==> flow/design.v <==
module alu_unit(
    input wire [3:0] alu_operand1,  
    input wire [3:0] alu_operand2,  
    input wire [2:0] alu_op,        
    output reg [3:0] alu_result,    
    output reg zero_flag,           
    output reg negative_flag,       
    output reg carry_flag,          
    output reg overflow_flag        
);
    always @(*) begin
        alu_result = 4'h0;
        zero_flag = 1'b0;
        negative_flag = 1'b0;
        carry_flag = 1'b0;
        overflow_flag = 1'b0;
        case (alu_op)
            3'b000: begin  
                alu_result = alu_operand1 + alu_operand2;
                carry_flag = (alu_operand1 + alu_operand2) > 4'b1111;  
                overflow_flag = ((!alu_operand1[3] && !alu_operand2[3] && alu_result[3]) || (alu_operand1[3] && alu_operand2[3] && !alu_result[3]));  
            end
            3'b001: begin  
                alu_result = alu_operand1 - alu_operand2;
                carry_flag = (alu_operand1 >= alu_operand2);  
                overflow_flag = ((alu_operand1[3] && !alu_operand2[3] && !alu_result[3]) || (!alu_operand1[3] && alu_operand2[3] && alu_result[3]));  
            end
            3'b010: begin  
                alu_result = alu_operand1 & alu_operand2;
            end
            3'b011: begin  
                alu_result = alu_operand1 | alu_operand2;
            end
            3'b100: begin  
                alu_result = alu_operand1 ^ alu_operand2;
            end
            3'b101: begin  
                alu_result = ($signed(alu_operand1) < $signed(alu_operand2)) ? 4'h1 : 4'h0;
            end
            default: begin
                alu_result = 4'h0;  
            end
        endcase
        if (alu_result == 4'h0)
            zero_flag = 1'b1;
        if (alu_result[3] == 1'b1)  
            negative_flag = 1'b1;
    end
endmodule
module archon_hazard_override_unit (
    input wire                 clk,  
    input wire                 rst_n,  
    input wire [7:0]           internal_entropy_score_val,  
    input wire [15:0]          chaos_score_val,             
    input wire                 anomaly_detected_val,        
    input wire [7:0]           branch_miss_rate_tracker,    
    input wire [7:0]           cache_miss_rate_tracker,     
    input wire [7:0]           exec_pressure_tracker,       
    input wire [1:0]           ml_predicted_action,  
    input wire [20:0]          scaled_flush_threshold,      
    input wire [20:0]          scaled_stall_threshold,      
    output reg                override_flush_sig,          
    output reg                override_stall_sig,          
    output reg [1:0]          hazard_detected_level        
);
    reg [3:0] W_entropy;  
    reg [3:0] W_chaos;  
    reg [3:0] W_branch;  
    reg [3:0] W_cache;  
    reg [3:0] W_exec;  
    wire [11:0] weighted_entropy_score;    
    wire [19:0] weighted_chaos_score;      
    wire [11:0] weighted_branch_miss_score;  
    wire [11:0] weighted_cache_miss_score;   
    wire [11:0] weighted_exec_pressure_score;  
    wire [20:0] total_combined_hazard_score;  
    always @(*) begin
        case (ml_predicted_action)
            2'b00: begin  
                W_entropy = 4'd8;    
                W_chaos   = 4'd7;
                W_branch  = 4'd5;    
                W_cache   = 4'd6;
                W_exec    = 4'd4;    
            end
            2'b01: begin  
                W_entropy = 4'd10;  
                W_chaos   = 4'd9;
                W_branch  = 4'd7;    
                W_cache   = 4'd8;
                W_exec    = 4'd3;    
            end
            2'b10: begin  
                W_entropy = 4'd12;  
                W_chaos   = 4'd11;
                W_branch  = 4'd9;    
                W_cache   = 4'd10;
                W_exec    = 4'd2;    
            end
            2'b11: begin  
                W_entropy = 4'd15;  
                W_chaos   = 4'd15;  
                W_branch  = 4'd13;  
                W_cache    = 4'd14;  
                W_exec    = 4'd1;    
            end
            default: begin  
                W_entropy = 4'd8; W_chaos = 4'd7; W_branch = 4'd5; W_cache = 4'd6; W_exec = 4'd4;
            end
        endcase
    end
    assign weighted_entropy_score   = internal_entropy_score_val * W_entropy;
    assign weighted_chaos_score     = chaos_score_val * W_chaos;
    assign weighted_branch_miss_score = branch_miss_rate_tracker * W_branch;
    assign weighted_cache_miss_score    = cache_miss_rate_tracker * W_cache;  
    assign weighted_exec_pressure_score = exec_pressure_tracker * W_exec;
    assign total_combined_hazard_score =
        weighted_entropy_score +
        weighted_chaos_score +
        weighted_branch_miss_score +
        weighted_cache_miss_score +
        weighted_exec_pressure_score;
    always @(*) begin
        override_flush_sig = 1'b0;  
        override_stall_sig = 1'b0;  
        hazard_detected_level = 2'b00;  
        if (anomaly_detected_val) begin
            override_flush_sig = 1'b1;
            hazard_detected_level = 2'b11;  
        end else begin
            if (total_combined_hazard_score > scaled_flush_threshold) begin
                override_flush_sig = 1'b1;
                hazard_detected_level = 2'b10;  
            end else if (total_combined_hazard_score > scaled_stall_threshold) begin
                override_stall_sig = 1'b1;
                hazard_detected_level = 2'b01;  
            end else begin
                override_flush_sig = 1'b0;
                override_stall_sig = 1'b0;
                hazard_detected_level = 2'b00;  
            end
        end
    end
endmodule
module branch_target_buffer(
    input wire clk,
    input wire reset,
    input wire [3:0] pc_in,              
    input wire [3:0] branch_resolved_pc,  
    input wire branch_resolved_pc_valid,  
    input wire [3:0] branch_resolved_target_pc,  
    input wire branch_resolved_taken,  
    output wire [3:0] predicted_next_pc,  
    output wire predicted_taken          
);
    reg [4:0] btb_table [0:15];  
    integer i;  
    assign predicted_next_pc = btb_table[pc_in][3:0];
    assign predicted_taken = btb_table[pc_in][4];
    always @(posedge clk or posedge reset) begin
        if (reset) begin
            for (i = 0; i < 16; i = i + 1) begin  
                btb_table[i] <= 5'b0_0000;
            end
        end else begin
            if (branch_resolved_pc_valid) begin
                btb_table[branch_resolved_pc] <= {branch_resolved_taken, branch_resolved_target_pc};
            end
        end
    end
endmodule
module chaos_detector(
    input wire clk,
    input wire reset,
    input wire branch_mispredicted,  
    input wire [3:0] mem_access_addr,  
    input wire [3:0] data_mem_read_data,  
    output reg [15:0] chaos_score_out  
);
    always @(posedge clk or posedge reset) begin
        if (reset) begin
            chaos_score_out <= 16'h0000;
        end else begin
            if (branch_mispredicted) begin
                chaos_score_out <= chaos_score_out + 16'h0100;  
            end
            if (mem_access_addr == 4'hF && data_mem_read_data == 4'h5) begin  
                chaos_score_out <= chaos_score_out + 16'h0050;
            end
            if (chaos_score_out > 16'h0000) begin
                chaos_score_out <= chaos_score_out - 16'h0001;
            end
        end
    end
endmodule
module data_mem(
    input wire clk,              
    input wire reset,            
    input wire mem_write_enable,  
    input wire mem_read_enable,   
    input wire [3:0] addr,        
    input wire [3:0] write_data,  
    output reg [3:0] read_data    
);
    reg [3:0] dmem [0:15];  
    integer i;  
    always @(posedge clk or posedge reset) begin
        if (reset) begin
            for (i = 0; i < 16; i = i + 1) begin
                dmem[i] <= 4'h0;
            end
        end else if (mem_write_enable) begin
            dmem[addr] <= write_data;
        end
    end
    always @(posedge clk or posedge reset) begin
        if (reset) begin
            read_data <= 4'h0;
        end else if (mem_read_enable) begin
            read_data <= dmem[addr];
        end
    end
endmodule
module entropy_trigger_decoder(
    input wire [7:0] entropy_in,     
    output reg [1:0] signal_class    
);
    parameter THRESHOLD_LOW_TO_MID = 8'd85;      
    parameter THRESHOLD_MID_TO_CRITICAL = 8'd170;  
    always @(*) begin
        if (entropy_in <= THRESHOLD_LOW_TO_MID) begin
            signal_class = 2'b00;  
        end else if (entropy_in <= THRESHOLD_MID_TO_CRITICAL) begin
            signal_class = 2'b01;  
        end else begin
            signal_class = 2'b10;  
        end
    end
endmodule
module fsm_entropy_overlay (
    input wire clk,
    input wire rst_n,  
    input wire [1:0] ml_predicted_action,     
    input wire [7:0] internal_entropy_score,  
    input wire internal_hazard_flag,          
    input wire [1:0] classified_entropy_level,  
    input wire [2:0] instr_type,              
    input wire analog_lock_override,          
    input wire analog_flush_override,         
    input wire quantum_override_signal,       
    input wire shock_detected_in,             
    input wire [1:0] mission_profile_in,        
    input wire override_authentication_valid_in,  
    input wire [7:0] entropy_threshold_fsm_in,  
    output reg [1:0] fsm_state,               
    output reg [7:0] entropy_log_out,         
    output reg [2:0] instr_type_log_out       
);
    localparam STATE_NORMAL    = 2'b00;  
    localparam STATE_STALL     = 2'b01;  
    localparam STATE_FLUSH     = 2'b10;  
    localparam STATE_LOCK      = 2'b11;  
    localparam ML_OK    = 2'b00;  
    localparam ML_STALL = 2'b01;  
    localparam ML_FLUSH = 2'b10;  
    localparam ML_LOCK  = 2'b11;  
    localparam ENTROPY_LOW      = 2'b00;  
    localparam ENTROPY_MID      = 2'b01;  
    localparam ENTROPY_CRITICAL = 2'b10;  
    localparam INSTR_TYPE_ALU    = 3'b000;  
    localparam INSTR_TYPE_LOAD   = 3'b001;  
    localparam INSTR_TYPE_STORE  = 3'b010;  
    localparam INSTR_TYPE_BRANCH = 3'b011;  
    localparam INSTR_TYPE_JUMP   = 3'b100;  
    localparam INSTR_TYPE_OTHER  = 3'b111;  
    localparam MISSION_NORMAL     = 2'b00;
    localparam MISSION_HIGH_THREAT= 2'b01;
    localparam MISSION_DIAGNOSTIC = 2'b10;
    reg [1:0] current_state, next_state;
    always @(posedge clk or negedge rst_n) begin
        if (!rst_n) begin
            current_state <= STATE_NORMAL;
            entropy_log_out <= 8'h00;
            instr_type_log_out <= INSTR_TYPE_OTHER;
        end else begin
            current_state <= next_state;
            entropy_log_out <= internal_entropy_score;
            instr_type_log_out <= instr_type;
        end
    end
    always @(*) begin
        next_state = current_state;
        if (quantum_override_signal) begin
            next_state = STATE_LOCK;
        end
        else if (override_authentication_valid_in && analog_lock_override) begin
            next_state = STATE_LOCK;
        end
        else if (override_authentication_valid_in && analog_flush_override) begin
            next_state = STATE_FLUSH;
        end
        else if (shock_detected_in) begin
            if (current_state == STATE_STALL || current_state == STATE_FLUSH) begin
                next_state = STATE_LOCK;
            end else begin  
                next_state = STATE_FLUSH;
            end
        end
        else begin
            case (current_state)
                STATE_NORMAL: begin
                    case (ml_predicted_action)
                        ML_STALL: next_state = STATE_STALL;
                        ML_FLUSH: next_state = STATE_FLUSH;
                        ML_LOCK:  next_state = STATE_LOCK;
                        default: begin  
                            if (internal_hazard_flag) begin
                                next_state = STATE_STALL;  
                            end
                            else if (classified_entropy_level == ENTROPY_CRITICAL) begin
                                if (mission_profile_in == MISSION_HIGH_THREAT) begin
                                    next_state = STATE_LOCK;  
                                end else begin
                                    next_state = STATE_FLUSH;
                                end
                            end
                            else if (internal_entropy_score > entropy_threshold_fsm_in) begin  
                                if (mission_profile_in == MISSION_HIGH_THREAT) begin
                                    next_state = STATE_FLUSH;  
                                end else begin
                                    next_state = STATE_STALL;  
                                end
                            end
                            else if (classified_entropy_level == ENTROPY_MID) begin
                                case (instr_type)
                                    INSTR_TYPE_BRANCH, INSTR_TYPE_JUMP: next_state = STATE_STALL;
                                    INSTR_TYPE_LOAD, INSTR_TYPE_STORE: begin
                                        if (mission_profile_in == MISSION_HIGH_THREAT) begin
                                            next_state = STATE_FLUSH;  
                                        end else begin
                                            next_state = STATE_STALL;
                                        end
                                    end
                                    default: next_state = STATE_NORMAL;  
                                endcase
                            end
                        end
                    endcase
                end
                STATE_STALL: begin
                    case (ml_predicted_action)
                        ML_FLUSH: next_state = STATE_FLUSH;
                        ML_LOCK:  next_state = STATE_LOCK;
                        default: begin  
                            if (ml_predicted_action == ML_OK &&
                                !internal_hazard_flag &&
                                classified_entropy_level == ENTROPY_LOW &&
                                internal_entropy_score <= entropy_threshold_fsm_in) begin
                                next_state = STATE_NORMAL;  
                            end
                        end
                    endcase
                end
                STATE_FLUSH: begin
                    case (ml_predicted_action)
                        ML_LOCK: next_state = STATE_LOCK;
                        default: begin  
                            if (ml_predicted_action == ML_OK &&
                                !internal_hazard_flag &&
                                classified_entropy_level == ENTROPY_LOW &&
                                internal_entropy_score <= entropy_threshold_fsm_in) begin
                                next_state = STATE_NORMAL;  
                            end
                            else if (ml_predicted_action == ML_STALL) begin
                                next_state = STATE_STALL;
                            end
                        end
                    endcase
                end
                STATE_LOCK: begin
                    if (!quantum_override_signal &&
                        !(override_authentication_valid_in && analog_lock_override) &&  
                        !shock_detected_in &&  
                        ml_predicted_action != ML_LOCK &&  
                        !internal_hazard_flag &&  
                        classified_entropy_level != ENTROPY_CRITICAL &&  
                        internal_entropy_score <= entropy_threshold_fsm_in) begin  
                        next_state = STATE_NORMAL;  
                    end else begin
                        next_state = STATE_LOCK;  
                    end
                end
                default:
                    next_state = STATE_NORMAL;  
            endcase
        end
    end
    always @(*) begin  
        fsm_state = current_state;
    end
endmodule
module instruction_ram(
    input wire clk,              
    input wire reset,            
    input wire [3:0] pc_in,      
    output wire [15:0] instr_opcode  
);
    reg [15:0] rom_data;
    always @(*) begin
        case (pc_in)
            4'd0: rom_data = 16'h1234;
            4'd1: rom_data = 16'h2452;
            4'd2: rom_data = 16'h3678;
            4'd3: rom_data = 16'h4891;
            4'd4: rom_data = 16'h5ABA;
            4'd5: rom_data = 16'h6CDE;
            4'd6: rom_data = 16'h7F01;
            4'd7: rom_data = 16'h8002;
            4'd8: rom_data = 16'h9123;
            default: rom_data = 16'h0000;
        endcase
    end
    assign instr_opcode = rom_data;
endmodule
module pattern_detector(
    input clk,
    input reset,
    input wire zero_flag_current,
    input wire negative_flag_current,
    input wire carry_flag_current,
    input wire overflow_flag_current,
    output wire anomaly_detected_out  
);
    parameter HISTORY_DEPTH = 3;  
    reg [HISTORY_DEPTH-1:0] zero_flag_history;
    reg [HISTORY_DEPTH-1:0] negative_flag_history;
    reg [HISTORY_DEPTH-1:0] carry_flag_history;
    reg [HISTORY_DEPTH-1:0] overflow_flag_history;
    always @(posedge clk or posedge reset) begin
        if (reset) begin
            zero_flag_history <= 'b0;
            negative_flag_history <= 'b0;
            carry_flag_history <= 'b0;
            overflow_flag_history <= 'b0;
        end else begin
            zero_flag_history <= {zero_flag_history[HISTORY_DEPTH-2:0], zero_flag_current};
            negative_flag_history <= {negative_flag_history[HISTORY_DEPTH-2:0], negative_flag_current};
            carry_flag_history <= {carry_flag_history[HISTORY_DEPTH-2:0], carry_flag_current};
            overflow_flag_history <= {overflow_flag_history[HISTORY_DEPTH-2:0], overflow_flag_current};
        end
    end
    wire pattern1_match;
    wire pattern2_match;
    assign pattern1_match = (!zero_flag_history[2]) && (negative_flag_history[1]) && (carry_flag_history[0]);
    assign pattern2_match = (carry_flag_history[2]) && (!overflow_flag_history[1]) && (!zero_flag_history[0]);
    assign anomaly_detected_out = pattern1_match || pattern2_match;
endmodule
module quantum_entropy_detector(
    input wire clk,
    input wire reset,
    input wire [3:0] instr_opcode,  
    input wire [3:0] alu_result,    
    input wire zero_flag,           
    output reg [7:0] entropy_score_out  
);
    always @(posedge clk or posedge reset) begin
        if (reset) begin
            entropy_score_out <= 8'h00;
        end else begin
            if (instr_opcode != 4'h9) begin  
                if (alu_result == 4'h0 && !zero_flag) begin  
                    entropy_score_out <= entropy_score_out + 8'h10;  
                end else if (entropy_score_out < 8'hFF) begin  
                    entropy_score_out <= entropy_score_out + 8'h01;
                end
            end else begin
                if (entropy_score_out > 8'h00)
                    entropy_score_out <= entropy_score_out - 8'h01;
            end
        end
    end
endmodule
module register_file(
    input wire clk,              
    input wire reset,            
    input wire regfile_write_enable,  
    input wire [2:0] write_addr,  
    input wire [3:0] write_data,  
    input wire [2:0] read_addr1,  
    input wire [2:0] read_addr2,  
    output wire [3:0] read_data1,  
    output wire [3:0] read_data2   
);
    reg [3:0] registers [0:7];
    integer i;  
    always @(posedge clk or posedge reset) begin
        if (reset) begin
            for (i = 0; i < 8; i = i + 1) begin  
                registers[i] <= 4'h0;
            end
        end else if (regfile_write_enable) begin
            if (write_addr != 3'b000) begin
                registers[write_addr] <= write_data;
            end
        end
    end
    assign read_data1 = (read_addr1 == 3'b000) ? 4'h0 : registers[read_addr1];  
    assign read_data2 = (read_addr2 == 3'b000) ? 4'h0 : registers[read_addr2];  
endmodule
module entropy_shock_filter (
    input wire clk,
    input wire reset,  
    input wire [7:0] analog_entropy_in,  
    output reg shock_detected
);
reg [7:0] prev_sample;  
reg [7:0] delta;        
parameter [7:0] THRESHOLD = 8'd20;  
always @(posedge clk or posedge reset) begin
    if (reset) begin
        prev_sample <= 8'd0;
        delta <= 8'd0;
        shock_detected <= 1'b0;
    end else begin
        if (analog_entropy_in > prev_sample) begin
            delta <= analog_entropy_in - prev_sample;
        end else begin
            delta <= prev_sample - analog_entropy_in;
        end
        prev_sample <= analog_entropy_in;
        if (delta > THRESHOLD) begin
            shock_detected <= 1'b1;
        end else begin
            shock_detected <= 1'b0;
        end
    end
end
endmodule
module trigger_authorizer (
    input wire clk,                   
    input wire rst_n,                 
    input wire [7:0] entropy_score,   
    input wire analog_spike_detected, 
    input wire ml_risk_flag,          
    input wire manual_lock,           
    output wire enable_fire            
);
    localparam [2:0]  
        IDLE            = 3'b000,  
        CHECK           = 3'b001,  
        READY_TO_FIRE   = 3'b010,  
        LOCKED          = 3'b011,  
        FORCED_ABORT    = 3'b100;  
    reg [2:0] current_state;  
    reg [2:0] next_state;     
    localparam ENTROPY_FIRE_THRESHOLD = 8'd100;  
    reg enable_fire_pulse_reg;
    always @(posedge clk or negedge rst_n) begin
        if (!rst_n) begin
            current_state <= IDLE;
            enable_fire_pulse_reg <= 1'b0;
        end else begin
            current_state <= next_state;
            if (next_state == READY_TO_FIRE && current_state != READY_TO_FIRE) begin
                enable_fire_pulse_reg <= 1'b1;  
            end else begin
                enable_fire_pulse_reg <= 1'b0;  
            end
        end
    end
    always @(*) begin
        next_state = current_state;
        if (manual_lock) begin
            next_state = LOCKED;  
        end
        else if (analog_spike_detected || ml_risk_flag || (entropy_score >= ENTROPY_FIRE_THRESHOLD)) begin
            next_state = FORCED_ABORT;  
        end
        else begin
            case (current_state)
                IDLE: begin
                    next_state = CHECK;
                end
                CHECK: begin
                    if (!analog_spike_detected && !ml_risk_flag && (entropy_score < ENTROPY_FIRE_THRESHOLD) && !manual_lock) begin
                        next_state = READY_TO_FIRE;  
                    end else begin
                        next_state = IDLE;
                    end
                end
                READY_TO_FIRE: begin
                    next_state = IDLE;
                end
                LOCKED: begin
                    next_state = LOCKED;  
                end
                FORCED_ABORT: begin
                    next_state = FORCED_ABORT;  
                end
                default: begin
                    next_state = IDLE;
                end
            endcase
        end
    end
    assign enable_fire = enable_fire_pulse_reg;
endmodule
module pipeline_cpu(
    input wire clk,
    input wire reset,  
    input wire [15:0] external_entropy_in,  
    input wire [7:0] analog_entropy_raw_in,  
    input wire [1:0] ml_predicted_action,  
    input wire ml_risk_flag_in,          
    input wire manual_lock_in,           
    input wire internal_hazard_flag_for_fsm,  
    input wire analog_lock_override_in,   
    input wire analog_flush_override_in,  
    input wire quantum_override_signal_in,  
    input wire [1:0] mission_profile_in,         
    input wire override_authentication_valid_in,  
    input wire [7:0] entropy_threshold_fsm_in,   
    output wire [3:0] debug_pc,          
    output wire [15:0] debug_instr,       
    output wire debug_stall,             
    output wire debug_flush,             
    output wire debug_lock,              
    output wire [7:0] debug_fsm_entropy_log,  
    output wire [2:0] debug_fsm_instr_type_log,  
    output wire debug_hazard_flag,       
    output wire [1:0] debug_fsm_state,   
    output wire debug_shock_detected,    
    output wire [1:0] debug_classified_entropy,  
    output wire enable_fire_pulse_out     
);
    wire rst_n = ~reset;
    reg [3:0] pc_reg;
    wire [15:0] if_instr;
    wire [3:0] if_pc_plus_1;
    reg [3:0] next_pc;
    reg [3:0] if_id_pc_plus_1_reg;
    reg [15:0] if_id_instr_reg;
    wire [3:0] id_pc_plus_1;
    wire [15:0] id_instr;
    wire [3:0] id_operand1;
    wire [3:0] id_operand2;
    wire [2:0] id_rs1_addr;
    wire [2:0] id_rs2_addr;
    wire [2:0] id_rd_addr;
    reg [2:0] id_alu_op;
    wire [3:0] id_immediate;
    wire id_reg_write_enable;
    wire id_mem_read_enable;
    wire id_mem_write_enable;
    wire id_is_branch_inst;
    wire id_is_jump_inst;
    wire [3:0] id_branch_target;
    reg [2:0] instr_type_to_fsm_comb;
    reg [2:0] instr_type_to_fsm_reg;     
    wire [3:0] ex_opcode_from_ex_stage;  
    reg [3:0] id_ex_pc_plus_1_reg;
    reg [3:0] id_ex_operand1_reg;
    reg [3:0] id_ex_operand2_reg;
    reg [2:0] id_ex_rd_addr_reg;
    reg [2:0] id_ex_alu_op_reg;
    reg id_ex_reg_write_enable_reg;
    reg id_ex_mem_read_enable_reg;
    reg id_ex_mem_write_enable_reg;
    reg id_ex_is_branch_inst_reg;
    reg id_ex_is_jump_inst_reg;
    reg [3:0] id_ex_branch_target_reg;
    reg [15:0] id_ex_instr_reg;
    reg [3:0] id_ex_branch_pc_reg;
    wire [3:0] ex_alu_operand1;
    wire [3:0] ex_alu_operand2;
    wire [3:0] ex_alu_result;
    wire ex_zero_flag;
    wire ex_negative_flag;
    wire ex_carry_flag;
    wire ex_overflow_flag;
    wire [2:0] ex_rd_addr;
    wire ex_reg_write_enable;
    wire ex_mem_read_enable;
    wire ex_mem_write_enable;
    wire ex_is_branch_inst;
    wire ex_is_jump_inst;
    wire [3:0] ex_branch_target;
    wire [3:0] ex_branch_pc;
    reg [3:0] ex_mem_alu_result_reg;
    reg [3:0] ex_mem_mem_write_data_reg;
    reg [2:0] ex_mem_rd_addr_reg;
    reg ex_mem_reg_write_enable_reg;
    reg ex_mem_mem_read_enable_reg;
    reg ex_mem_mem_write_enable_reg;
    reg ex_mem_zero_flag_reg;
    reg ex_mem_is_branch_inst_reg;
    reg ex_mem_is_jump_inst_reg;
    reg [3:0] ex_mem_pc_plus_1_reg;
    reg [3:0] ex_mem_branch_target_reg;
    reg [3:0] ex_mem_branch_pc_reg;
    wire [3:0] mem_read_data;
    wire [3:0] mem_alu_result;
    wire [2:0] mem_rd_addr;
    wire mem_reg_write_enable;
    wire mem_mem_read_enable;
    wire mem_mem_write_enable;
    wire [3:0] mem_mem_addr;
    wire branch_actual_taken;
    wire branch_mispredicted_local;
    reg branch_mispredicted;
    wire [3:0] branch_resolved_pc;
    wire [3:0] branch_resolved_target_pc;
    reg [3:0] mem_wb_write_data_reg;
    reg [2:0] mem_wb_rd_addr_reg;
    reg mem_wb_reg_write_enable_reg;
    wire [3:0] wb_write_data;
    wire [2:0] wb_rd_addr;
    wire wb_reg_write_enable;
    wire pipeline_stall;
    wire pipeline_flush;
    reg [7:0] exec_pressure_counter;
    reg [7:0] cache_miss_rate_dummy;  
    wire aho_override_flush_req;
    wire aho_override_stall_req;
    wire [1:0] aho_hazard_level;
    wire new_fsm_internal_hazard_flag;
    wire [1:0] new_fsm_control_signal;
    wire [7:0] new_fsm_entropy_log;
    wire [2:0] new_fsm_instr_type_log;
    wire shock_detected_internal;  
    localparam AHO_SCALED_FLUSH_THRESH = 21'd1000000;  
    localparam AHO_SCALED_STALL_THRESH = 21'd500000;   
    wire [1:0] classified_entropy_level_wire;  
    wire [7:0] debug_branch_miss_rate;
    reg [7:0] branch_miss_rate_counter;
    wire pd_anomaly_detected_out;
    wire pd_reset;  
    wire trigger_enable_fire_internal;
    instruction_ram i_imem (
        .clk(clk),
        .reset(reset),
        .pc_in(pc_reg),
        .instr_opcode(if_instr)
    );
    register_file i_regfile (
        .clk(clk),
        .reset(reset),
        .regfile_write_enable(wb_reg_write_enable),
        .write_addr(wb_rd_addr),
        .write_data(wb_write_data),
        .read_addr1(id_rs1_addr),
        .read_addr2(id_rs2_addr),
        .read_data1(id_operand1),
        .read_data2(id_operand2)
    );
    alu_unit i_alu (
        .alu_operand1(ex_alu_operand1),
        .alu_operand2(ex_alu_operand2),
        .alu_op(id_ex_alu_op_reg),
        .alu_result(ex_alu_result),
        .zero_flag(ex_zero_flag),
        .negative_flag(ex_negative_flag),
        .carry_flag(ex_carry_flag),
        .overflow_flag(ex_overflow_flag)
    );
    data_mem i_dmem (
        .clk(clk),
        .reset(reset),
        .mem_write_enable(mem_mem_write_enable),
        .mem_read_enable(mem_mem_read_enable),
        .addr(mem_mem_addr),
        .write_data(ex_mem_mem_write_data_reg),
        .read_data(mem_read_data)
    );
    wire [3:0] if_btb_predicted_next_pc;
    wire if_btb_predicted_taken;
    branch_target_buffer i_btb (
        .clk(clk),
        .reset(reset),
        .pc_in(pc_reg),
        .branch_resolved_pc(branch_resolved_pc),
        .branch_resolved_pc_valid(ex_mem_is_branch_inst_reg || ex_mem_is_jump_inst_reg),
        .branch_resolved_target_pc(branch_resolved_target_pc),
        .branch_resolved_taken(branch_actual_taken),
        .predicted_next_pc(if_btb_predicted_next_pc),
        .predicted_taken(if_btb_predicted_taken)
    );
    wire [3:0] qed_instr_opcode_input;
    assign qed_instr_opcode_input = id_ex_instr_reg[15:12];
    wire qed_reset = reset;
    wire [7:0] qed_entropy_score_out;  
    quantum_entropy_detector i_qed (
        .clk(clk),
        .reset(qed_reset),
        .instr_opcode(qed_instr_opcode_input),
        .alu_result(ex_alu_result),
        .zero_flag(ex_zero_flag),
        .entropy_score_out(qed_entropy_score_out)
    );
    wire cd_reset = reset;
    wire [15:0] cd_chaos_score_out;
    chaos_detector i_chaos_detector (
        .clk(clk),
        .reset(cd_reset),
        .branch_mispredicted(branch_mispredicted),
        .mem_access_addr(mem_mem_addr),
        .data_mem_read_data(mem_read_data),
        .chaos_score_out(cd_chaos_score_out)
    );
    assign pd_reset = reset;  
    pattern_detector i_pattern_detector (
        .clk(clk),
        .reset(pd_reset),
        .zero_flag_current(ex_zero_flag),
        .negative_flag_current(ex_negative_flag),
        .carry_flag_current(ex_carry_flag),
        .overflow_flag_current(ex_overflow_flag),
        .anomaly_detected_out(pd_anomaly_detected_out)
    );
    entropy_shock_filter u_entropy_shock_filter (
        .clk(clk),
        .reset(reset),
        .analog_entropy_in(analog_entropy_raw_in),
        .shock_detected(shock_detected_internal)  
    );
    always @(posedge clk or posedge reset) begin
        if (reset) begin
            branch_miss_rate_counter <= 8'h0;
        end else begin
            if (~pipeline_stall && ~pipeline_flush) begin
                if (branch_mispredicted) begin
                    if (branch_miss_rate_counter < 8'hFF) begin
                        branch_miss_rate_counter <= branch_miss_rate_counter + 8'h1;
                    end
                end else begin  
                    if (branch_miss_rate_counter > 8'h0) begin
                        branch_miss_rate_counter <= branch_miss_rate_counter - 8'h1;
                    end
                end  
            end
        end
    end
    assign debug_branch_miss_rate = branch_miss_rate_counter;
    archon_hazard_override_unit i_aho (
        .clk(clk),
        .rst_n(rst_n),
        .internal_entropy_score_val(qed_entropy_score_out),
        .chaos_score_val(cd_chaos_score_out),
        .anomaly_detected_val(pd_anomaly_detected_out),
        .branch_miss_rate_tracker(debug_branch_miss_rate),
        .cache_miss_rate_tracker(cache_miss_rate_dummy),
        .exec_pressure_tracker(exec_pressure_counter),
        .ml_predicted_action(ml_predicted_action),  
        .scaled_flush_threshold(AHO_SCALED_FLUSH_THRESH),
        .scaled_stall_threshold(AHO_SCALED_STALL_THRESH),
        .override_flush_sig(aho_override_flush_req),
        .override_stall_sig(aho_override_stall_req),
        .hazard_detected_level(aho_hazard_level)
    );
    entropy_trigger_decoder i_entropy_decoder (
        .entropy_in(analog_entropy_raw_in),  
        .signal_class(classified_entropy_level_wire)
    );
    assign ex_opcode_from_ex_stage = id_ex_instr_reg[15:12];
    always @(*) begin
        case (ex_opcode_from_ex_stage)
            4'h1, 4'h2, 4'h3, 4'h6: instr_type_to_fsm_comb = 3'b000;  
            4'h4:                   instr_type_to_fsm_comb = 3'b001;  
            4'h5:                   instr_type_to_fsm_comb = 3'b010;  
            4'h7:                   instr_type_to_fsm_comb = 3'b011;  
            4'h8:                   instr_type_to_fsm_comb = 3'b100;  
            default:                instr_type_to_fsm_comb = 3'b111;  
        endcase
    end
    always @(posedge clk or posedge reset) begin
        if (reset) begin
            instr_type_to_fsm_reg <= 3'b111;  
        end else begin
            if (~pipeline_stall && ~pipeline_flush) begin
                instr_type_to_fsm_reg <= instr_type_to_fsm_comb;
            end
        end
    end
    assign new_fsm_internal_hazard_flag = aho_override_flush_req || aho_override_stall_req || internal_hazard_flag_for_fsm;
    fsm_entropy_overlay i_entropy_fsm (
        .clk(clk),
        .rst_n(rst_n),
        .ml_predicted_action(ml_predicted_action),  
        .internal_entropy_score(qed_entropy_score_out),
        .internal_hazard_flag(new_fsm_internal_hazard_flag),
        .classified_entropy_level(classified_entropy_level_wire),
        .instr_type(instr_type_to_fsm_reg),
        .analog_lock_override(analog_lock_override_in),
        .analog_flush_override(analog_flush_override_in),
        .quantum_override_signal(quantum_override_signal_in),
        .shock_detected_in(shock_detected_internal),  
        .mission_profile_in(mission_profile_in),
        .override_authentication_valid_in(override_authentication_valid_in),
        .entropy_threshold_fsm_in(entropy_threshold_fsm_in),
        .fsm_state(new_fsm_control_signal),
        .entropy_log_out(new_fsm_entropy_log),
        .instr_type_log_out(new_fsm_instr_type_log)
    );
    trigger_authorizer i_trigger_authorizer (
        .clk(clk),
        .rst_n(rst_n),
        .entropy_score(qed_entropy_score_out),  
        .analog_spike_detected(shock_detected_internal),  
        .ml_risk_flag(ml_risk_flag_in),          
        .manual_lock(manual_lock_in),            
        .enable_fire(trigger_enable_fire_internal)  
    );
    assign enable_fire_pulse_out = trigger_enable_fire_internal;
    wire entropy_ctrl_stall;
    wire entropy_ctrl_flush;
    assign entropy_ctrl_stall = 1'b0;
    assign entropy_ctrl_flush = 1'b0;
    assign pipeline_flush = (new_fsm_control_signal == 2'b10) ||  
                            (new_fsm_control_signal == 2'b11) ||  
                            entropy_ctrl_flush;                    
    assign pipeline_stall = (new_fsm_control_signal == 2'b01) ||  
                            (new_fsm_control_signal == 2'b11) ||  
                            entropy_ctrl_stall;                    
    always @(posedge clk or posedge reset) begin
        if (reset) begin
            exec_pressure_counter <= 8'h0;
            cache_miss_rate_dummy <= 8'h0;
        end else begin
            if (pipeline_flush) begin
                exec_pressure_counter <= 8'h0;
                cache_miss_rate_dummy <= 8'h0;
            end else if (~pipeline_stall) begin
                if (id_ex_instr_reg[15:12] != 4'h9) begin  
                    if (exec_pressure_counter < 8'hFF) begin
                        exec_pressure_counter <= exec_pressure_counter + 8'h1;
                    end
                end else begin  
                    if (exec_pressure_counter > 8'h0) begin
                        exec_pressure_counter <= exec_pressure_counter - 8'h1;
                    end
                end  
                if (cache_miss_rate_dummy < 8'hFF && (exec_pressure_counter % 5 == 0)) begin
                    cache_miss_rate_dummy <= cache_miss_rate_dummy + 8'h1;
                end else if (cache_miss_rate_dummy > 8'h0 && (exec_pressure_counter % 7 == 0)) begin
                    cache_miss_rate_dummy <= cache_miss_rate_dummy - 8'h1;
                end
            end
        end
    end
    assign if_pc_plus_1 = pc_reg + 4'b0001;
    always @(posedge clk or posedge reset) begin
        if (reset) begin
            pc_reg <= 4'h0;
        end else begin
            if (pipeline_flush) begin
                pc_reg <= 4'h0;
            end else if (pipeline_stall) begin
                pc_reg <= pc_reg;
            end else begin  
                pc_reg <= next_pc;
            end  
        end
    end
    always @(*) begin
        next_pc = if_pc_plus_1;
        if (ex_mem_is_jump_inst_reg) begin
            next_pc = ex_mem_branch_target_reg;
        end else if (ex_mem_is_branch_inst_reg) begin
            if (branch_actual_taken) begin
                next_pc = ex_mem_branch_target_reg;
            end else begin  
                next_pc = ex_mem_pc_plus_1_reg;
            end  
        end else if (if_btb_predicted_taken) begin
            next_pc = if_btb_predicted_next_pc;
        end
    end
    always @(posedge clk or posedge reset) begin
        if (reset) begin
            if_id_pc_plus_1_reg <= 4'h0;
            if_id_instr_reg <= 16'h0000;
        end else begin
            if (~pipeline_flush && ~pipeline_stall) begin
                if_id_pc_plus_1_reg <= if_pc_plus_1;
                if_id_instr_reg <= if_instr;
            end
        end
    end
    assign id_pc_plus_1 = if_id_pc_plus_1_reg;
    assign id_instr = if_id_instr_reg;
    wire [3:0] id_opcode = id_instr[15:12];
    assign id_rd_addr = id_instr[11:9];
    assign id_rs1_addr = id_instr[8:6];
    assign id_rs2_addr = id_instr[5:3];
    assign id_immediate = {1'b0, id_instr[2:0]};
    assign id_reg_write_enable = (id_opcode == 4'h1 || id_opcode == 4'h2 || id_opcode == 4'h3 ||
                                  id_opcode == 4'h4 || id_opcode == 4'h6 || id_opcode == 4'h0);
    assign id_mem_read_enable  = (id_opcode == 4'h4);
    assign id_mem_write_enable = (id_opcode == 4'h5);
    assign id_is_branch_inst   = (id_opcode == 4'h7);
    assign id_is_jump_inst     = (id_opcode == 4'h8);
    assign id_branch_target     = id_instr[3:0];
    always @(*) begin
        case (id_opcode)
            4'h1: id_alu_op = 3'b000;  
            4'h2: id_alu_op = 3'b000;  
            4'h3: id_alu_op = 3'b001;  
            4'h4: id_alu_op = 3'b000;  
            4'h5: id_alu_op = 3'b000;  
            4'h6: id_alu_op = 3'b100;  
            4'h7: id_alu_op = 3'b001;  
            default: id_alu_op = 3'b000;  
        endcase
    end
    wire ex_mem_writes_to_rs1_id = ex_mem_reg_write_enable_reg && (ex_mem_rd_addr_reg == id_rs1_addr);
    wire ex_mem_writes_to_rs2_id = ex_mem_reg_write_enable_reg && (ex_mem_rd_addr_reg == id_rs2_addr);
    wire mem_wb_writes_to_rs1_id = mem_wb_reg_write_enable_reg && (mem_wb_rd_addr_reg == id_rs1_addr);
    wire mem_wb_writes_to_rs2_id = mem_wb_reg_write_enable_reg && (mem_wb_rd_addr_reg == id_rs2_addr);
    wire [3:0] forward_operand1 = (ex_mem_writes_to_rs1_id && (id_rs1_addr != 3'b000)) ? ex_mem_alu_result_reg :
                                  (mem_wb_writes_to_rs1_id && (id_rs1_addr != 3'b000)) ? mem_wb_write_data_reg :
                                  id_operand1;
    wire [3:0] forward_operand2 = (ex_mem_writes_to_rs2_id && (id_rs2_addr != 3'b000)) ? ex_mem_alu_result_reg :
                                  (mem_wb_writes_to_rs2_id && (id_rs2_addr != 3'b000)) ? mem_wb_write_data_reg :
                                  id_operand2;
    always @(posedge clk or posedge reset) begin
        if (reset) begin
            id_ex_pc_plus_1_reg <= 4'h0;
            id_ex_operand1_reg <= 4'h0;
            id_ex_operand2_reg <= 4'h0;
            id_ex_rd_addr_reg <= 3'h0;
            id_ex_alu_op_reg <= 3'h0;
            id_ex_reg_write_enable_reg <= 1'b0;
            id_ex_mem_read_enable_reg <= 1'b0;
            id_ex_mem_write_enable_reg <= 1'b0;
            id_ex_is_branch_inst_reg <= 1'b0;
            id_ex_is_jump_inst_reg <= 1'b0;
            id_ex_branch_target_reg <= 4'h0;
            id_ex_instr_reg <= 16'h0000;
            id_ex_branch_pc_reg <= 4'h0;
        end else begin
            if (~pipeline_flush && ~pipeline_stall) begin
                id_ex_pc_plus_1_reg <= id_pc_plus_1;
                id_ex_operand1_reg <= forward_operand1;
                id_ex_operand2_reg <= (id_opcode == 4'h2 || id_opcode == 4'h4 || id_opcode == 4'h5) ? id_immediate : forward_operand2;
                id_ex_rd_addr_reg <= id_rd_addr;
                id_ex_alu_op_reg <= id_alu_op;
                id_ex_reg_write_enable_reg <= id_reg_write_enable;
                id_ex_mem_read_enable_reg <= id_mem_read_enable;
                id_ex_mem_write_enable_reg <= id_mem_write_enable;
                id_ex_is_branch_inst_reg <= id_is_branch_inst;
                id_ex_is_jump_inst_reg <= id_is_jump_inst;
                id_ex_branch_target_reg <= id_branch_target;
                id_ex_instr_reg <= id_instr;
                id_ex_branch_pc_reg <= id_pc_plus_1 - 4'h1;
            end
        end
    end
    assign ex_alu_operand1 = id_ex_operand1_reg;
    assign ex_alu_operand2 = id_ex_operand2_reg;
    assign ex_rd_addr = id_ex_rd_addr_reg;
    assign ex_reg_write_enable = id_ex_reg_write_enable_reg;
    assign ex_mem_read_enable = id_ex_mem_read_enable_reg;
    assign ex_mem_write_enable = id_ex_mem_write_enable_reg;
    assign ex_is_branch_inst = id_ex_is_branch_inst_reg;
    assign ex_is_jump_inst = id_ex_is_jump_inst_reg;
    assign ex_branch_target = id_ex_branch_target_reg;
    assign ex_branch_pc = id_ex_branch_pc_reg;
    wire [3:0] actual_branch_target_calc;
    assign actual_branch_target_calc = ex_branch_pc + ex_branch_target;
    always @(posedge clk or posedge reset) begin
        if (reset) begin
            ex_mem_alu_result_reg       <= 4'h0;
            ex_mem_mem_write_data_reg   <= 4'h0;
            ex_mem_rd_addr_reg          <= 3'h0;
            ex_mem_reg_write_enable_reg <= 1'b0;
            ex_mem_mem_read_enable_reg  <= 1'b0;
            ex_mem_mem_write_enable_reg <= 1'b0;
            ex_mem_zero_flag_reg        <= 1'b0;
            ex_mem_is_branch_inst_reg   <= 1'b0;
            ex_mem_is_jump_inst_reg     <= 1'b0;
            ex_mem_pc_plus_1_reg        <= 4'h0;
            ex_mem_branch_target_reg    <= 4'h0;
            ex_mem_branch_pc_reg        <= 4'h0;
        end else begin
            if (~pipeline_flush && ~pipeline_stall) begin
                ex_mem_alu_result_reg       <= ex_alu_result;
                ex_mem_mem_write_data_reg   <= ex_alu_operand2;
                ex_mem_rd_addr_reg          <= ex_rd_addr;
                ex_mem_reg_write_enable_reg <= ex_reg_write_enable;
                ex_mem_mem_read_enable_reg  <= ex_mem_read_enable;
                ex_mem_mem_write_enable_reg <= ex_mem_write_enable;
                ex_mem_zero_flag_reg        <= ex_zero_flag;
                ex_mem_is_branch_inst_reg   <= ex_is_branch_inst;
                ex_mem_is_jump_inst_reg     <= ex_is_jump_inst;
                ex_mem_pc_plus_1_reg        <= id_ex_pc_plus_1_reg;
                ex_mem_branch_target_reg    <= actual_branch_target_calc;
                ex_mem_branch_pc_reg        <= ex_branch_pc;
            end
        end
    end
    assign mem_alu_result = ex_mem_alu_result_reg;
    assign mem_rd_addr = ex_mem_rd_addr_reg;
    assign mem_reg_write_enable = ex_mem_reg_write_enable_reg;
    assign mem_mem_read_enable = ex_mem_mem_read_enable_reg;
    assign mem_mem_write_enable = ex_mem_mem_write_enable_reg;
    assign mem_mem_addr = ex_mem_alu_result_reg;
    assign branch_actual_taken = ex_mem_is_branch_inst_reg && ex_mem_zero_flag_reg;
    assign branch_resolved_pc = ex_mem_branch_pc_reg;
    assign branch_resolved_target_pc = ex_mem_branch_target_reg;
    assign branch_mispredicted_local =
        (ex_mem_is_branch_inst_reg || ex_mem_is_jump_inst_reg) ?
            (ex_mem_is_branch_inst_reg ?
                ((if_btb_predicted_taken != branch_actual_taken) ||
                 (branch_actual_taken && (if_btb_predicted_next_pc != branch_resolved_target_pc))) :
                (ex_mem_is_jump_inst_reg && (if_btb_predicted_next_pc != branch_resolved_target_pc))) : 1'b0;
    always @(posedge clk or posedge reset) begin
        if (reset) begin
            branch_mispredicted <= 1'b0;
        end else begin
            if (~pipeline_stall && ~pipeline_flush) begin
                branch_mispredicted <= branch_mispredicted_local;
            end
        end
    end
    always @(posedge clk or posedge reset) begin
        if (reset) begin
            mem_wb_write_data_reg <= 4'h0;
            mem_wb_rd_addr_reg <= 3'h0;
            mem_wb_reg_write_enable_reg <= 1'b0;
        end else begin
            if (~pipeline_flush && ~pipeline_stall) begin
                if (mem_mem_read_enable) begin
                    mem_wb_write_data_reg <= mem_read_data;
                end else begin  
                    mem_wb_write_data_reg <= mem_alu_result;
                end  
                mem_wb_rd_addr_reg <= mem_rd_addr;
                mem_wb_reg_write_enable_reg <= mem_reg_write_enable;
            end
        end
    end
    assign wb_write_data = mem_wb_write_data_reg;
    assign wb_rd_addr = mem_wb_rd_addr_reg;
    assign wb_reg_write_enable = mem_wb_reg_write_enable_reg;
    assign debug_pc = pc_reg;
    assign debug_instr = if_instr;
    assign debug_stall = pipeline_stall;
    assign debug_flush = pipeline_flush;
    assign debug_lock = (new_fsm_control_signal == 2'b11);
    assign debug_fsm_entropy_log = new_fsm_entropy_log;
    assign debug_fsm_instr_type_log = new_fsm_instr_type_log;
    assign debug_hazard_flag = new_fsm_internal_hazard_flag;
    assign debug_fsm_state = new_fsm_control_signal;
    assign debug_shock_detected = shock_detected_internal;
    assign debug_classified_entropy = classified_entropy_level_wire;
endmodule
module archon_top (
    input wire clk,
    input wire reset,  
    input wire [15:0] external_entropy_in,  
    input wire [7:0] analog_entropy_raw,    
    input wire [1:0] ml_predicted_action,  
    input wire ml_risk_flag_top,           
    input wire manual_lock_top,            
    input wire analog_lock_override,
    input wire analog_flush_override,
    input wire quantum_override_signal,  
    input wire [1:0] mission_profile,          
    input wire override_authentication_valid,  
    input wire [7:0] entropy_threshold_fsm,    
    output wire [3:0] cpu_debug_pc,
    output wire [15:0] cpu_debug_instr,
    output wire cpu_debug_stall,
    output wire cpu_debug_flush,
    output wire cpu_debug_lock,
    output wire [7:0] cpu_debug_fsm_entropy_log,
    output wire [2:0] cpu_debug_fsm_instr_type_log,
    output wire cpu_debug_hazard_flag,
    output wire [1:0] cpu_debug_fsm_state,
    output wire cpu_debug_shock_detected,
    output wire [1:0] cpu_debug_classified_entropy,
    output wire system_enable_fire_pulse  
);
    wire archon_top_internal_hazard_to_cpu = 1'b0;  
    pipeline_cpu u_pipeline_cpu (
        .clk(clk),
        .reset(reset),
        .external_entropy_in(external_entropy_in),
        .analog_entropy_raw_in(analog_entropy_raw),
        .ml_predicted_action(ml_predicted_action),  
        .ml_risk_flag_in(ml_risk_flag_top),
        .manual_lock_in(manual_lock_top),
        .internal_hazard_flag_for_fsm(archon_top_internal_hazard_to_cpu),
        .analog_lock_override_in(analog_lock_override),
        .analog_flush_override_in(analog_flush_override),
        .quantum_override_signal_in(quantum_override_signal),
        .mission_profile_in(mission_profile),
        .override_authentication_valid_in(override_authentication_valid),
        .entropy_threshold_fsm_in(entropy_threshold_fsm),
        .debug_pc(cpu_debug_pc),
        .debug_instr(cpu_debug_instr),
        .debug_stall(cpu_debug_stall),
        .debug_flush(cpu_debug_flush),
        .debug_lock(cpu_debug_lock),
        .debug_fsm_entropy_log(cpu_debug_fsm_entropy_log),
        .debug_fsm_instr_type_log(cpu_debug_fsm_instr_type_log),
        .debug_hazard_flag(cpu_debug_hazard_flag),
        .debug_fsm_state(cpu_debug_fsm_state),
        .debug_shock_detected(cpu_debug_shock_detected),
        .debug_classified_entropy(cpu_debug_classified_entropy),
        .enable_fire_pulse_out(system_enable_fire_pulse)
    );
endmodule
======== From RTL to reports: archon_top ========
Tool output for the design above, in the order of the flow.
Line numbers count from 1 in the design file above.
Library cell names are shortened.
Not given: n/a
design
  design top .............................. archon_top
  clock port .............................. clk
  standard-cell library ................... sky130hd
  timing corner ........................... tt_025C_1v80

======== Elaborated design ========
Source: Yosys, flattened and elaborated. Widths are those after wreduce. Registers that Yosys merges into a memory's read port (data or address) are not register bits. Print and check cells do not count. Equal cells are merged and count once.
Yosys's memory passes give these memory sizes; they may raise the number of words (mostly to a power of two), join words into wider ones and drop unused or constant bits.
bit counts
  output and inout port bits .............. 41
  word-level cells ........................ 491
  input port bits ......................... 44
  clocked read ports x word width ......... 3
  memory cells ............................ 2
  bits in read-only memories .............. 304
  register bits after elaboration ......... 377
operators by class
  add/subtract/negate cells ............... 23
  multiply operators ...................... 5
  eq/ne operators ......................... 114
  muxes and demuxes ....................... 85
  reduce/logical cells .................... 144
  bitwise logic cells ..................... 5
  divide/modulo/power cells ............... 2
  order comparisons ....................... 22
memories
  name              words  width  rd ports  wr ports  line  text
  (name not given)  16     16     1         0         410   case (pc_in)
  (name not given)  16     3      1         0         866   case (ex_opcode_from_ex_stage)
operator list
  kind                                                      number
  remainder unit 8 x 3 -> 32 bit with constant B            2
  multiplier 8 x 4 -> 12 bit                                4
  two-way mux 8 bit                                         17
  equality test 4 bit with constant B                       25
  multiplier 16 x 4 -> 20 bit                               1
  parallel mux 5 bit (select 16 bit)                        1
  parallel mux 4 bit (select 4 bit)                         5
  AND reduction 2 bit                                       34
  equality test 4 x 3 -> 1 bit with constant B              17
  logical NOT 32 bit                                        2
  parallel mux 4 bit (select 16 bit)                        1
  adder 21 x 12 -> 21 bit                                   3
  two-way mux 4 bit                                         14
  parallel mux 4 bit (select 7 bit)                         2
  equality test 3 bit with constant B                       16
  two-way mux 16 bit                                        3
  logical AND 1 bit                                         43
  equality test 3 x 2 -> 1 bit with constant B              12
  two-way mux 2 bit                                         17
  equality test 4 x 2 -> 1 bit with constant B              8
  adder 8 x 1 -> 8 bit with constant B                      4
  subtractor 8 x 1 -> 8 bit with constant B                 4
  greater-than comparator 8 x 1 -> 1 bit with constant B    4
  less-than comparator 8 bit with constant B                4
  AND reduction 3 bit                                       10
  parallel mux 4 bit (select 6 bit)                         1
  adder 12 x 20 -> 21 bit                                   1
  greater-than comparator 21 x 19 -> 1 bit with constant B  1
Other operator kinds: 55; their cells: 144.

======== Depth ========
Yosys ltp: most cells in a row. Word level: on the elaborated netlist, between registers, memories and ports. Mapped: between sequential cells and ports; inverters and the memories' decode and read muxes count.
logic depth
  depth in word-level cells ............... 23
  ABC_AREA ................................ 1
  gate-level depth with buffers ........... 50

======== Synthesis result ========
The flow's flattened synthesis, as Yosys stat reports it; memories are mapped. The netlist is that of the ABC_AREA named above (0 if unset); the other value can give another one.
cell types
  cell      number  total area (um^2)
  dfrtp_1   358     8.96E+03
  fa_1      145     2.9E+03
  nand2_1   723     2.71E+03
  ha_1      204     2.55E+03
  inv_1     502     1.88E+03
  o21ai_0   340     1.7E+03
  nor2_1    214     803.27
  a21oi_1   103     515.494
  nand3_1   99      495.475
  xor2_1    40      350.336
  a221oi_1  32      280.269
  xnor2_1   27      236.477
  dfstp_2   8       210.202
  nand4_1   32      200.192
  clkbuf_1  52      195.187
  o22ai_1   29      181.424
  nor3_1    34      170.163
  a22o_1    18      157.651
Other cell types: 45; their cells: 195.
mapped netlist
  buffers ................................. 64
  mapped area ............................. 26016.2 um^2
  standard cells after synthesis .......... 3155
  flip-flops .............................. 366

======== Path before layout ========
OpenSTA on the mapped netlist: ideal clock, no wires. The path of least setup slack (recovery checks aside). Input and output delay are each 20% of the period. Register names are those of the netlist, which keeps one name where synthesis merged equal registers.
timing post-synthesis
  path kind ............................... input-to-output
  start ................................... input ml_predicted_action[0]
  end ..................................... output cpu_debug_hazard_flag
  stages on the path ...................... 35
  period .................................. 20.0 ns
  arrival time ............................ 11.352 ns
  time at the first pin ................... 4.000 ns
  external output delay ................... 4.000 ns
  path slack .............................. 4.648 ns
  path delay .............................. 7.352 ns
  synthesis period reached ................ 15.352 ns
"path delay" = arrival - input delay + setup time.
At an output port there is no setup time.
"stages on the path" counts driving pins, that of a launching flip-flop among them; a cell with two outputs on the path counts twice.
"synthesis period reached" is the clock period less the worst setup slack; recovery checks do not enter. This is arithmetic on one report: input and output delays are still those of the set period (20% each).
The rows between start and end are the longest chain of elaborated cells between them; the timing report does not say that the signal goes this way. Where chains are equally long, one stands for them.
A line is the first line of the expression or statement that the cell stems from. Yosys adds cells for indexed reads and writes and turns some case tables into memories.
on the way, post-synthesis
  path through ............................ clkbuf_1 > clkbuf_1 > inv_1 > ha_1 > clkbuf_1 > inv_1 > clkbuf_1 > nand2_1 > fa_1 > fa_1 > fa_1 > inv_1 > fa_1 > fa_1 > fa_1 > inv_1 > fa_1 > inv_1 > ha_1 > a21oi_1 > nand2_1 > nand2_1 > nand2_1 > nand2_1 > nand2_1 > nand2_1 > o211ai_1 > a21boi_0 > o21ai_0 > nand2_1 > nand2_1 > nor3_1 > a21boi_0 > nand2_1 > nand3_1
  length of the longest elaborated chain .. 12
  elaborated cells between the ends (all ways) .. 26
  classes of those cells .................. 4 x add/sub; 5 x mul; 2 x compare; 3 x eq/ne; 10 x mux; 2 x reduce/logical
ends and longest elaborated chain, post-synthesis
  element                                   line  text
  start: declaration                        1162  input wire [1:0] ml_predicted_action,
  equality test 2 bit                       78    case (ml_predicted_action)
  parallel mux 4 bit (select 4 bit)         78
  multiplier 8 x 4 -> 12 bit                112
  adder 12 x 20 -> 21 bit                   118
  adder 21 x 12 -> 21 bit (3 in a row)      118
  greater-than comparator 21 x 19 -> 1 bit  134
  two-way mux 1 bit                         134
  two-way mux 1 bit                         131
  two-way mux 1 bit                         127   if (anomaly_detected_val) begin
  logical OR 1 bit                          884   assign new_fsm_internal_hazard_flag = aho_override_flush_req || aho_override_stall_req || internal_hazard_flag ...
  end: declaration                          1178  output wire cpu_debug_hazard_flag,

======== Timing after layout ========
From the final timing report of stored run 1: the path of least setup slack in the routed layout; clock arrival at registers is part of the times.
timing after layout
  path kind ............................... input-to-output
  start ................................... input ml_predicted_action[0]
  end ..................................... output cpu_debug_hazard_flag
  external output delay ................... 4.00 ns
  stages on the path ...................... 37
  arrival time ............................ 14.00 ns
  period .................................. 20.0 ns
  path slack .............................. 2.00 ns
  time at the first pin ................... 4.00 ns
The rows between start and end are the longest chain of elaborated cells between them; the timing report does not say that the signal goes this way. Where chains are equally long, one stands for them.
on the way, after layout
  path through ............................ clkdlybuf4s50_1 > clkbuf_1 > clkbuf_1 > inv_1 > ha_1 > clkbuf_1 > inv_1 > clkbuf_1 > nand2_1 > fa_1 > fa_1 > fa_1 > inv_1 > fa_1 > fa_1 > fa_1 > inv_1 > fa_1 > inv_1 > ha_1 > a21oi_1 > nand2_1 > nand2_1 > nand2_1 > nand2_1 > nand2_1 > nand2_1 > o211ai_1 > a21boi_0 > o21ai_0 > nand2_1 > nand2_1 > nor3_1 > a21boi_0 > nand2_1 > nand3_1 > clkdlybuf4s50_1
  length of the longest elaborated chain .. 12
  elaborated cells between the ends (all ways) .. 26
  classes of those cells .................. 4 x add/sub; 5 x mul; 2 x compare; 3 x eq/ne; 10 x mux; 2 x reduce/logical
ends and longest elaborated chain, after layout
  element                                   line  text
  start: declaration                        1162  input wire [1:0] ml_predicted_action,
  equality test 2 bit                       78    case (ml_predicted_action)
  parallel mux 4 bit (select 4 bit)         78
  multiplier 8 x 4 -> 12 bit                112
  adder 12 x 20 -> 21 bit                   118
  adder 21 x 12 -> 21 bit (3 in a row)      118
  greater-than comparator 21 x 19 -> 1 bit  134
  two-way mux 1 bit                         134
  two-way mux 1 bit                         131
  two-way mux 1 bit                         127   if (anomaly_detected_val) begin
  logical OR 1 bit                          884   assign new_fsm_internal_hazard_flag = aho_override_flush_req || aho_override_stall_req || internal_hazard_flag ...
  end: declaration                          1178  output wire cpu_debug_hazard_flag,

FLOW RESULTS
============

2 stored runs of archon_top in the flow (synthesis by Yosys, layout by OpenROAD, sky130hd cells), in arbitrary order. Constraints: input delay and output delay 20% of the set period each, output load 0.01 pF.
"achieved clock period (ns)": clock period set for the run, less the worst setup slack. It is reckoned from that one timing run; input and output delays stay at 20% of the period that was set.
"worst setup path time (ns)" means the part of the period allowed to the worst setup path (the constraints hold back 20% at inputs and 20% at outputs) less its slack; where the path has registers, the arrival times of their clocks count too.
"finish__power__total": no workload was simulated; the value follows from the tool's default switching activity.

Flow files of stored run 1
==> flow/run.sh <==
#!/bin/bash
# the make line also repeats the synthesis and layout settings of config.mk as NAME=value (left out here)
make -C /OpenROAD-flow-scripts/flow DESIGN_CONFIG=/design/flow/config.mk WORK_HOME=/design/flow/orfs CLKGATE_MAP_FILE= finish
==> flow/config.mk <==
export PLATFORM = sky130hd
export DESIGN_NAME = archon_top
export DESIGN_NICKNAME = archon_top
export VERILOG_FILES = /design/flow/design.v
export SDC_FILE = /design/flow/constraint.sdc
export NUM_CORES = 4
export LEC_CHECK = 0
export ABC_AREA = 1
export CAP_MARGIN = 20
export CELL_PAD_IN_SITES_DETAIL_PLACEMENT = 0
export CORE_ASPECT_RATIO = 1.55
export CORE_MARGIN = 2
export CORE_UTILIZATION = 32
export CTS_CLUSTER_DIAMETER = 146
export CTS_CLUSTER_SIZE = 100
export GPL_ROUTABILITY_DRIVEN = 0
export GPL_TIMING_DRIVEN = 0
export HOLD_SLACK_MARGIN = -0.01
export SLEW_MARGIN = 20
export TNS_END_PERCENT = 80
==> flow/constraint.sdc <==
create_clock -name core_clock -period 20.0 [get_ports {clk}]
set_input_delay 4.0000 -clock core_clock [delete_from_list [all_inputs] [get_ports {clk}]]
set_output_delay 4.0000 -clock core_clock [all_outputs]
set_load 0.01 [all_outputs]

report of stored run 1
yosys chip area after synthesis (um^2): 26016.2
finish__design__die__area: 83652.5
finish__design__instance__area__stdcell: 28449.8
finish__design__instance__utilization: 0.3519
finish__timing__setup__ws: 1.996
finish__timing__setup__tns: 0.000
finish__timing__hold__ws: 0.359
finish__power__total: 4.409e-03
achieved clock period (ns): 18.004
worst setup path time (ns): 10.00
worst setup path kind: input-to-output

Flow files of stored run 2
==> flow/run.sh <==
#!/bin/bash
# the make line also repeats the synthesis and layout settings of config.mk as NAME=value (left out here)
make -C /OpenROAD-flow-scripts/flow DESIGN_CONFIG=/design/flow/config.mk WORK_HOME=/design/flow/orfs CLKGATE_MAP_FILE= finish
==> flow/config.mk <==
export PLATFORM = sky130hd
export DESIGN_NAME = archon_top
export DESIGN_NICKNAME = archon_top
export VERILOG_FILES = /design/flow/design.v
export SDC_FILE = /design/flow/constraint.sdc
export NUM_CORES = 4
export LEC_CHECK = 0
export ABC_AREA = 0
export CAP_MARGIN = 0
export CELL_PAD_IN_SITES_DETAIL_PLACEMENT = 2
export CELL_PAD_IN_SITES_GLOBAL_PLACEMENT = 3
export CORE_ASPECT_RATIO = 0.56
export CORE_MARGIN = 4
export CORE_UTILIZATION = 69
export CTS_CLUSTER_SIZE = 75
export GPL_ROUTABILITY_DRIVEN = 1
export MAX_ROUTING_LAYER = met5
export MIN_ROUTING_LAYER = met2
export PLACE_DENSITY_LB_ADDON = 0.22
export SETUP_SLACK_MARGIN = 1.76
export SLEW_MARGIN = 0
export TNS_END_PERCENT = 95
==> flow/constraint.sdc <==
create_clock -name core_clock -period 10.2 [get_ports {clk}]
set_input_delay 2.0400 -clock core_clock [delete_from_list [all_inputs] [get_ports {clk}]]
set_output_delay 2.0400 -clock core_clock [all_outputs]
set_load 0.01 [all_outputs]

report of stored run 2: did not finish, place, FLW-0024
